==> flow/design.v <==
module ALU(a,b,cmd,res);
input [15:0] a,b;
input [2:0] cmd;
output [15:0] res;
assign res = (cmd==0) ? a+b : 
					(cmd==1) ? a-b : 
					(cmd==2) ? a&b : 
					(cmd==3) ? a|b : 
					(cmd==4) ? a^b : 
					(cmd==5) ? a << b : 
					(cmd==6) ? a >> b : 
					a >>> b;
endmodule
module MUX(sel,a,b,out);
parameter n=16;
input sel;
input [n-1:0] a,b;
output [n-1:0] out;
assign out = sel?b:a;
endmodule
module MUX2(sel,a,b,c,out);
parameter n=16;
input [1:0]sel;
input [n-1:0] a,b,c;
output [n-1:0] out;
assign out = sel==0?a:sel==1?b:c;
endmodule
module adder(a,b,result);
input[15:0] a,b;
output [15:0] result;
assign result = a+b;
endmodule
module sign_extend(in,out);
input [5:0] in;
output [15:0] out;
assign out= {{10{in[5]}},in};
endmodule
module controller(opcode,alu_com,w_en,pc_sel,reg1_data,reg2sel,alu_src,mem_write_en,mem_to_reg);
input [3:0] opcode;
input [15:0] reg1_data;
output reg w_en;
output pc_sel,reg2sel,alu_src,mem_write_en,mem_to_reg;
output reg [2:0] alu_com;
assign pc_sel= (opcode==4'b1100 &&reg1_data==0)?1:0;
assign reg2sel = (opcode==11)?1:0;
assign alu_src = (opcode>=9 && opcode <=11)?1:0;
assign mem_write_en = (opcode==11)?1:0;
assign mem_to_reg = (opcode==10)?0:1;
always@(opcode)begin
	case(opcode)
		1: alu_com=0;
		2: alu_com=1;
		3: alu_com=2;
		4: alu_com=3;
		5: alu_com=4;
		6: alu_com=5;
		7: alu_com=6;
		8: alu_com=7;
		9: alu_com=0;
		10: alu_com=0;
		11: alu_com=0;
		default: alu_com=0;
	endcase
	if(opcode>=1 && opcode <=10)
		w_en=1'b1;
	else
		w_en=1'b0;
end
endmodule
module hazard_detection(opcode,r1_decode,r2_decode,w_decode,w_exec,w_mem,w_wb,stall);
input [2:0] r1_decode,r2_decode,w_decode,w_exec,w_mem,w_wb;
input [3:0] opcode;
output stall;
assign stall = ( opcode >=1 && opcode <= 8)?
				(((r1_decode!=0) &&(r1_decode == w_exec || r1_decode==w_mem || r1_decode == w_wb))||
				((r2_decode!=0)&&( r2_decode == w_exec || r2_decode==w_mem || r2_decode == w_wb))?1:0):
				(( opcode== 9 || opcode==12|| opcode==10)?(((r1_decode!=0)&&(r1_decode == w_exec || r1_decode==w_mem || r1_decode == w_wb))?1:0):
				(( opcode == 11)?((((w_decode!=0)&&(w_decode == w_exec || w_decode==w_mem || w_decode == w_wb))||((r1_decode!=0)&&(r1_decode == w_exec || r1_decode==w_mem || r1_decode == w_wb)))?1:0):0));
endmodule
module forwardingUnit(forward_en,wb_mem,wb_wb,mem_reg,reg1,reg2,wb_reg,
									ex_opcode,mem_opcode,ALUsel1,ALUsel2,stall);
input forward_en,wb_mem,wb_wb;
input[2:0] mem_reg,wb_reg,reg1,reg2;
input [3:0] ex_opcode,mem_opcode;
output[1:0] ALUsel1,ALUsel2;
output stall;
assign ALUsel1 = (forward_en==0)?0: (((reg1!=0)&& (reg1==mem_reg))?1:(((reg1!=0)&&(reg1==wb_reg))?2:0))	;
assign ALUsel2 = (forward_en==0)?0: ( ((ex_opcode>=1 && ex_opcode<=8)||ex_opcode==11)?(((reg2!=0)&& (reg2==mem_reg&&wb_mem==1))?1:((reg2!=0)&&(reg2==wb_reg&&wb_wb==1))?2:0):0);
assign stall = (forward_en==0)?0: (((ex_opcode==10&&mem_opcode==11)||(mem_opcode==10)||(ex_opcode==10&&mem_opcode==10))&&(ALUsel1!=0||ALUsel2!=0))?1:0;	
endmodule
module pc(clk,rst,load,in,out);
input clk,rst,load;
input [15:0] in;
output [15:0]out;
reg [15:0] counter;
always@(posedge clk,posedge rst)begin
	if(rst)begin
		counter<=0;
	end
	else if(load) begin
		counter<=in;
	end
end
assign out = counter;
endmodule
module register(clk,rst,en,in,out);
parameter n=16;
input [n-1:0] in;
input clk,rst,en;
output reg [n-1:0] out;
always@(posedge clk,posedge rst) begin
	if(rst) out<=0;
	else if(en)
		out<=in;
end
endmodule
module fetch_id_reg(clk,rst,en,inst_out,inst_out_reg);
input [15:0] inst_out;
input clk,rst,en;
output reg [15:0] inst_out_reg;
always@(posedge clk,posedge rst)begin
 if(rst) inst_out_reg<=0;
 else if(en)
	inst_out_reg<=inst_out;
end
endmodule
module registerFile(clk,rst,rg_wrt_enable,rg_wrt_dest,rg_wrt_data,
		rg_rd_add1,rg_rd_data1,rg_rd_add2,rg_rd_data2,monitor_addr,monitor_data);
input clk,rst;
integer i;
input rg_wrt_enable;
input [2:0] rg_wrt_dest;
input [15:0] rg_wrt_data;
input [2:0] rg_rd_add1,monitor_addr;
output [15:0] rg_rd_data1;
input [2:0] rg_rd_add2;
output [15:0] rg_rd_data2,monitor_data;
reg [15:0] registers [7:0];
assign rg_rd_data1 = registers[rg_rd_add1];
assign rg_rd_data2 = registers[rg_rd_add2];
assign monitor_data = registers[monitor_addr];
always@(negedge clk)begin
	if(rst) begin
		registers [0] <= 0;
		registers [1] <= 0;
		registers [2] <= 0;
		registers [3] <= 0;
		registers [4] <= 0;
		registers [5] <= 0;
		registers [6] <= 0;
		registers [7] <= 0;
	end
	else if(rg_wrt_enable)begin
		registers[rg_wrt_dest] <= rg_wrt_data;
	end
	registers[0] <= 0;
end
endmodule
module mips16(clk,rst,imem_addr,imem_rdata,dmem_addr,dmem_wdata,dmem_we,dmem_rdata,dbg_raddr,dbg_rdata);
defparam id_ex.n=68;
defparam ex_mem.n=42;
defparam mem_wb.n=37;
input clk,rst;
output [15:0] imem_addr;
input [15:0] imem_rdata;
output [15:0] dmem_addr,dmem_wdata;
output dmem_we;
input [15:0] dmem_rdata;
input [2:0] dbg_raddr;
output [15:0] dbg_rdata;
wire pc_sel,reg2sel,alu_src,mem_write_en,mem_to_reg,enable2,enableBase;
wire [15:0] out_src1,out_src2,pc_out,pc_in,adder_out,sign_ex_out,branch_offset,monitor_regFile,aluIn2,mem_out,write_back_data;
wire [15:0] inst_out,inst_out_reg,rg_rd_data1,rg_rd_data2,alu_out,rg_wrt_data,branch_stall;
wire [2:0] alu_com,rg_wrt_dest,reg2src;
wire [67:0] id_ex_reg_out,id_ex_input,id_ex_next;
wire [41:0] ex_mem_reg_out,ex_mem_input;
wire [36:0] mem_wb_reg_out;
wire [1:0] ALUsel1,ALUsel2;
wire w_en,rg_wrt_enable,stall,reg_enable,memory_stall,forward_en,branch_hazard;
wire ready = 1'b0;
sign_extend ex(inst_out_reg[5:0],sign_ex_out);
adder add_offset(sign_ex_out,pc_out,branch_offset);
adder add1(16'd1,pc_out,adder_out);
MUX pc_mux(pc_sel,adder_out,branch_offset,pc_in);
pc p1(clk,rst,enableBase,pc_in,pc_out);
assign imem_addr = pc_out;
assign inst_out = imem_rdata;
assign branch_stall=inst_out& {16{~pc_sel}};
fetch_id_reg fe_id_reg(clk,rst,enableBase,branch_stall,inst_out_reg);
controller control(inst_out_reg[15:12],alu_com,w_en,pc_sel,rg_rd_data1,reg2sel,alu_src,mem_write_en,mem_to_reg);
hazard_detection hazard_detect(inst_out_reg[15:12],inst_out_reg[8:6],inst_out_reg[5:3],
								inst_out_reg[11:9],id_ex_reg_out[37:35],ex_mem_reg_out[2:0],mem_wb_reg_out[2:0],stall);
MUX #(3) reg2mux(reg2sel,inst_out_reg[5:3],inst_out_reg[11:9],reg2src);
registerFile regFile(clk,rst,rg_wrt_enable,rg_wrt_dest,rg_wrt_data,inst_out_reg[8:6],
				rg_rd_data1,reg2src,rg_rd_data2,dbg_raddr,monitor_regFile);
assign dbg_rdata = monitor_regFile;
assign id_ex_input = {inst_out_reg[15:12],inst_out_reg[8:6],reg2src,mem_to_reg,mem_write_en,alu_src,sign_ex_out,w_en,inst_out_reg[11:9],alu_com,rg_rd_data1,rg_rd_data2};
assign id_ex_next = memory_stall ? {id_ex_reg_out[67:32],out_src1,out_src2} : id_ex_input&{68{reg_enable}};
register id_ex(clk,rst,~ready,id_ex_next,id_ex_reg_out);
forwardingUnit fw(forward_en,ex_mem_reg_out[3],mem_wb_reg_out[3],ex_mem_reg_out[2:0]&{3{ex_mem_reg_out[3]}},id_ex_reg_out[63:61],id_ex_reg_out[60:58],mem_wb_reg_out[2:0]&{3{mem_wb_reg_out[3]}},
									id_ex_reg_out[67:64],ex_mem_reg_out[41:38],ALUsel1,ALUsel2,memory_stall);
MUX2 src2(ALUsel2,id_ex_reg_out[15:0],ex_mem_reg_out[19:4],write_back_data,out_src2);
MUX aluMux(id_ex_reg_out[55],out_src2,id_ex_reg_out[54:39],aluIn2);
MUX2 src1(ALUsel1,id_ex_reg_out[31:16],ex_mem_reg_out[19:4],write_back_data,out_src1);
ALU alu(out_src1,aluIn2,id_ex_reg_out[34:32],alu_out);
assign ex_mem_input = {id_ex_reg_out[67:64],id_ex_reg_out[57:56],out_src2,alu_out,id_ex_reg_out[38],id_ex_reg_out[37:35]};
register ex_mem(clk,rst,~ready,ex_mem_input&{42{~memory_stall}},ex_mem_reg_out);
assign dmem_addr = ex_mem_reg_out[19:4];
assign dmem_wdata = ex_mem_reg_out[35:20];
assign dmem_we = ex_mem_reg_out[36];
assign mem_out = dmem_rdata;
register mem_wb(clk,rst,1'b1,{ex_mem_reg_out[37],mem_out,ex_mem_reg_out[19:0]}&{37{~ready}},mem_wb_reg_out);
MUX wb_mux(mem_wb_reg_out[36],mem_wb_reg_out[35:20],mem_wb_reg_out[19:4],write_back_data);
assign rg_wrt_enable=mem_wb_reg_out[3];
assign rg_wrt_dest = mem_wb_reg_out[2:0];
assign rg_wrt_data = write_back_data;
assign forward_en = 1'b1;
assign branch_hazard = stall & (inst_out_reg[15:12]==4'd12);
assign reg_enable = ~branch_hazard;
assign enable2 = (forward_en==1&&memory_stall==1)?0:1;
assign enableBase = enable2 & reg_enable & ~ready;
endmodule
### Reports on mips16

The steps from the RTL of mips16 to its reports follow in flow order.
Line numbers count from 1 in the design file above.
Library cell names are shortened.
The mark - stands for no value.

| set-up | value |
|---|---|
| top | mips16 |
| clock | clk |
| library | sky130hd |
| timing corner | tt_025C_1v80 |

### Elaborated design

Source: Yosys, flattened and elaborated, memories not mapped. Widths are those after wreduce; folded enables and synchronous resets count as part of the registers. Registers that Yosys merges into a memory's read port (data or address) are not register bits. Print and check cells do not count. Equal cells are merged and count once.
Yosys's memory passes give these memory sizes; they may raise the number of words (mostly to a power of two), join words into wider ones and drop unused or constant bits.

| word-level totals | value |
|---|---|
| input bits | 37 |
| memory cells | 2 |
| output and inout port bits | 65 |
| RAM bits | 128 |
| register bits after elaboration | 179 |
| bits in read-only memories | 48 |

| operators by class | value |
|---|---|
| equality and inequality tests | 30 |
| muxes and demuxes | 41 |
| order comparisons | 7 |
| bitwise gates (word level) | 16 |
| reduce/logical cells | 42 |
| $add $sub $neg | 4 |
| shift operators | 3 |

Memories:

| name | depth | width | line | source |
|---|---|---|---|---|
| regFile.registers | 8 | 16 | 138 | `reg [15:0] registers [7:0];` |
| (name not given) | 16 | 3 | 50 | `case(opcode)` |

Operators by type and width:

| kind | count |
|---|---|
| 2-to-1 mux 16 bit | 16 |
| bitwise AND 68 bit | 1 |
| bitwise AND 42 bit | 1 |
| equality test 3 bit | 13 |
| adder 16 bit | 2 |
| bitwise AND 16 bit | 2 |
| equality test 4 bit with constant B | 8 |
| 2-to-1 mux 32 bit | 1 |
| logical AND 1 bit | 17 |
| adder 1 x 16 -> 16 bit with constant A | 1 |
| subtractor 16 bit | 1 |
| OR 16 bit | 1 |
| XOR 16 bit | 1 |
| left shift 16 x 16 -> 16 bit | 1 |
| >> shifter 16 x 16 -> 16 bit | 1 |
| >>> shifter 16 x 16 -> 16 bit | 1 |
| logical NOT 16 bit | 1 |
| <= comparator 4 bit with constant B | 4 |
| 2-to-1 mux 1 bit | 16 |
| nonzero test 3 bit | 5 |
| logical OR 1 bit | 14 |
| equality test 3 bit with constant B | 4 |
| 2-to-1 mux 2 bit | 5 |
| 2-to-1 mux 3 bit | 3 |
| >= comparator 4 x 1 -> 1 bit with constant B | 2 |
| equality test 3 x 2 -> 1 bit with constant B | 2 |
| bitwise AND 3 bit | 2 |
| inverter 1 bit | 4 |

Not listed: further kinds 8, cells in them 13.

### Depth

Longest topological path by Yosys (ltp), each cell counted once; first at word level (registers and memories cut), then after technology mapping (sequential cells cut; the memories' decode and read muxes count).

| logic depth | value |
|---|---|
| depth in word-level cells | 20 |
| ABC_AREA | 0 |
| depth in mapped cells | 24 |
| gate-level depth less buffers | 20 |

### After synthesis

Source: synth_stat.txt of the flow (Yosys; design flattened, memories mapped). It holds for the ABC_AREA given above (unset counts as 0); a run with the other value may have another netlist.
The area totals of this step are shown rounded.

| mapped netlist | value |
|---|---|
| area of sequential cells | 7900 um^2 |
| flip-flops | 297 |
| synthesis area | 20000 um^2 |
| cell count | 1919 |

Cells by type:

| cell type | count |
|---|---|
| dfrtp_1 | 169 |
| edfxtp_1 | 112 |
| mux4_2 | 96 |
| ha_1 | 77 |
| mux2i_1 | 94 |
| nor2_1 | 209 |
| o21ai_0 | 107 |
| nand2_1 | 142 |
| a21oi_1 | 73 |
| xnor2_1 | 39 |
| o22ai_1 | 53 |
| dfxtp_1 | 16 |
| clkbuf_1 | 83 |
| inv_1 | 77 |
| buf_4 | 36 |
| mux2_2 | 23 |
| xor2_1 | 23 |
| nand3_1 | 40 |

Other cell types: 76; their cells: 450.
The figures by module come from a second, unflattened synthesis with its own total; it is not the netlist above.

| unflattened totals | value |
|---|---|
| cells (unflattened synthesis) | 2178 |
| area total of the unflattened synthesis | 25000 um^2 |

Each row is one instance without its submodules.

By module:

| module | area (um^2) | seq. area (um^2) | instances | cells |
|---|---|---|---|---|
| registerFile | 7700 | 3700 | 1 | 468 |
| ALU | 4000 | 0.0 | 1 | 587 |
| register (n=68) | 2600 | 1700 | 1 | 145 |
| mips16 | 1900 | 0.0 | 1 | 233 |
| register (n=42) | 1800 | 1100 | 1 | 90 |
| register (n=37) | 1500 | 930 | 1 | 79 |
| adder | 750 | 0.0 | 2 | 98 |
| MUX | 250 | 0.0 | 3 | 18 |
| MUX2 | 340 | 0.0 | 2 | 53 |
| fetch_id_reg | 650 | 400 | 1 | 35 |
| pc | 650 | 400 | 1 | 35 |
| hazard_detection | 410 | 0.0 | 1 | 58 |
| forwardingUnit | 290 | 0.0 | 1 | 39 |
| controller | 220 | 0.0 | 1 | 34 |

Further modules, not shown: 2.

Measured data: module mips16, platform sky130hd, 5 stored runs of the flow under differing settings, order arbitrary. Input and output delays are each 20% of the period that was set; the output load is 0.01 pF.
"total power after layout" is the tool's figure for a default switching activity; nothing was simulated.
Results are given in rounded form.
Settings: -- = not set for that run.

| name | flow run A | flow run B | flow run C | flow run D | flow run E |
|---|---|---|---|---|---|
| CORE_UTILIZATION | 40 | 17 | 17 | 40 | 40 |
| period_ns | 10.8 | 10.5 | 10.5 | 11.0 | 10.8 |
| CAP_MARGIN | 20 | 20 | 0 | 20 | 20 |
| CORE_MARGIN | 2 | 5 | 10 | 2 | 2 |
| SLEW_MARGIN | 20 | 15 | 15 | 20 | 20 |
| ABC_AREA | -- | 1 | 1 | -- | -- |
| CELL_PAD_IN_SITES_DETAIL_PLACEMENT | -- | 2 | 2 | -- | -- |
| CORE_ASPECT_RATIO | -- | 1.53 | 1.53 | -- | -- |
| CTS_CLUSTER_DIAMETER | -- | 313 | 313 | -- | -- |
| GPL_ROUTABILITY_DRIVEN | -- | 1 | 1 | -- | -- |
| GPL_TIMING_DRIVEN | -- | 0 | 1 | -- | -- |
| HOLD_SLACK_MARGIN | -- | 0.27 | -- | -- | -- |
| SETUP_SLACK_MARGIN | -- | 2.82 | 2.82 | -- | 2.36 |
| TNS_END_PERCENT | -- | 55 | 55 | -- | -- |
| CELL_PAD_IN_SITES_GLOBAL_PLACEMENT | -- | -- | 3 | -- | -- |
| CTS_CLUSTER_SIZE | -- | -- | 40 | -- | -- |
| setup slack of the worst path (ps) | 480 | -95 | 620 | 380 | 1000 |
| total negative slack (ps) | 0 | -160 | 0 | 0 | 0 |
| synthesis area (um^2) | 20000 | 20000 | 20000 | 20000 | 20000 |
| total power after layout (mW) | 8.6 | 12 | 9.0 | 8.4 | 8.7 |
| area of the standard cells in the finished layout (um^2) | 23000 | 27000 | 25000 | 23000 | 23000 |
| worst-case hold slack (ps) | 380 | 440 | 400 | 350 | 350 |
| area of the die (um^2) | 51000 | 120000 | 130000 | 51000 | 51000 |
| utilization after layout (%) | 47 | 23 | 22 | 47 | 48 |
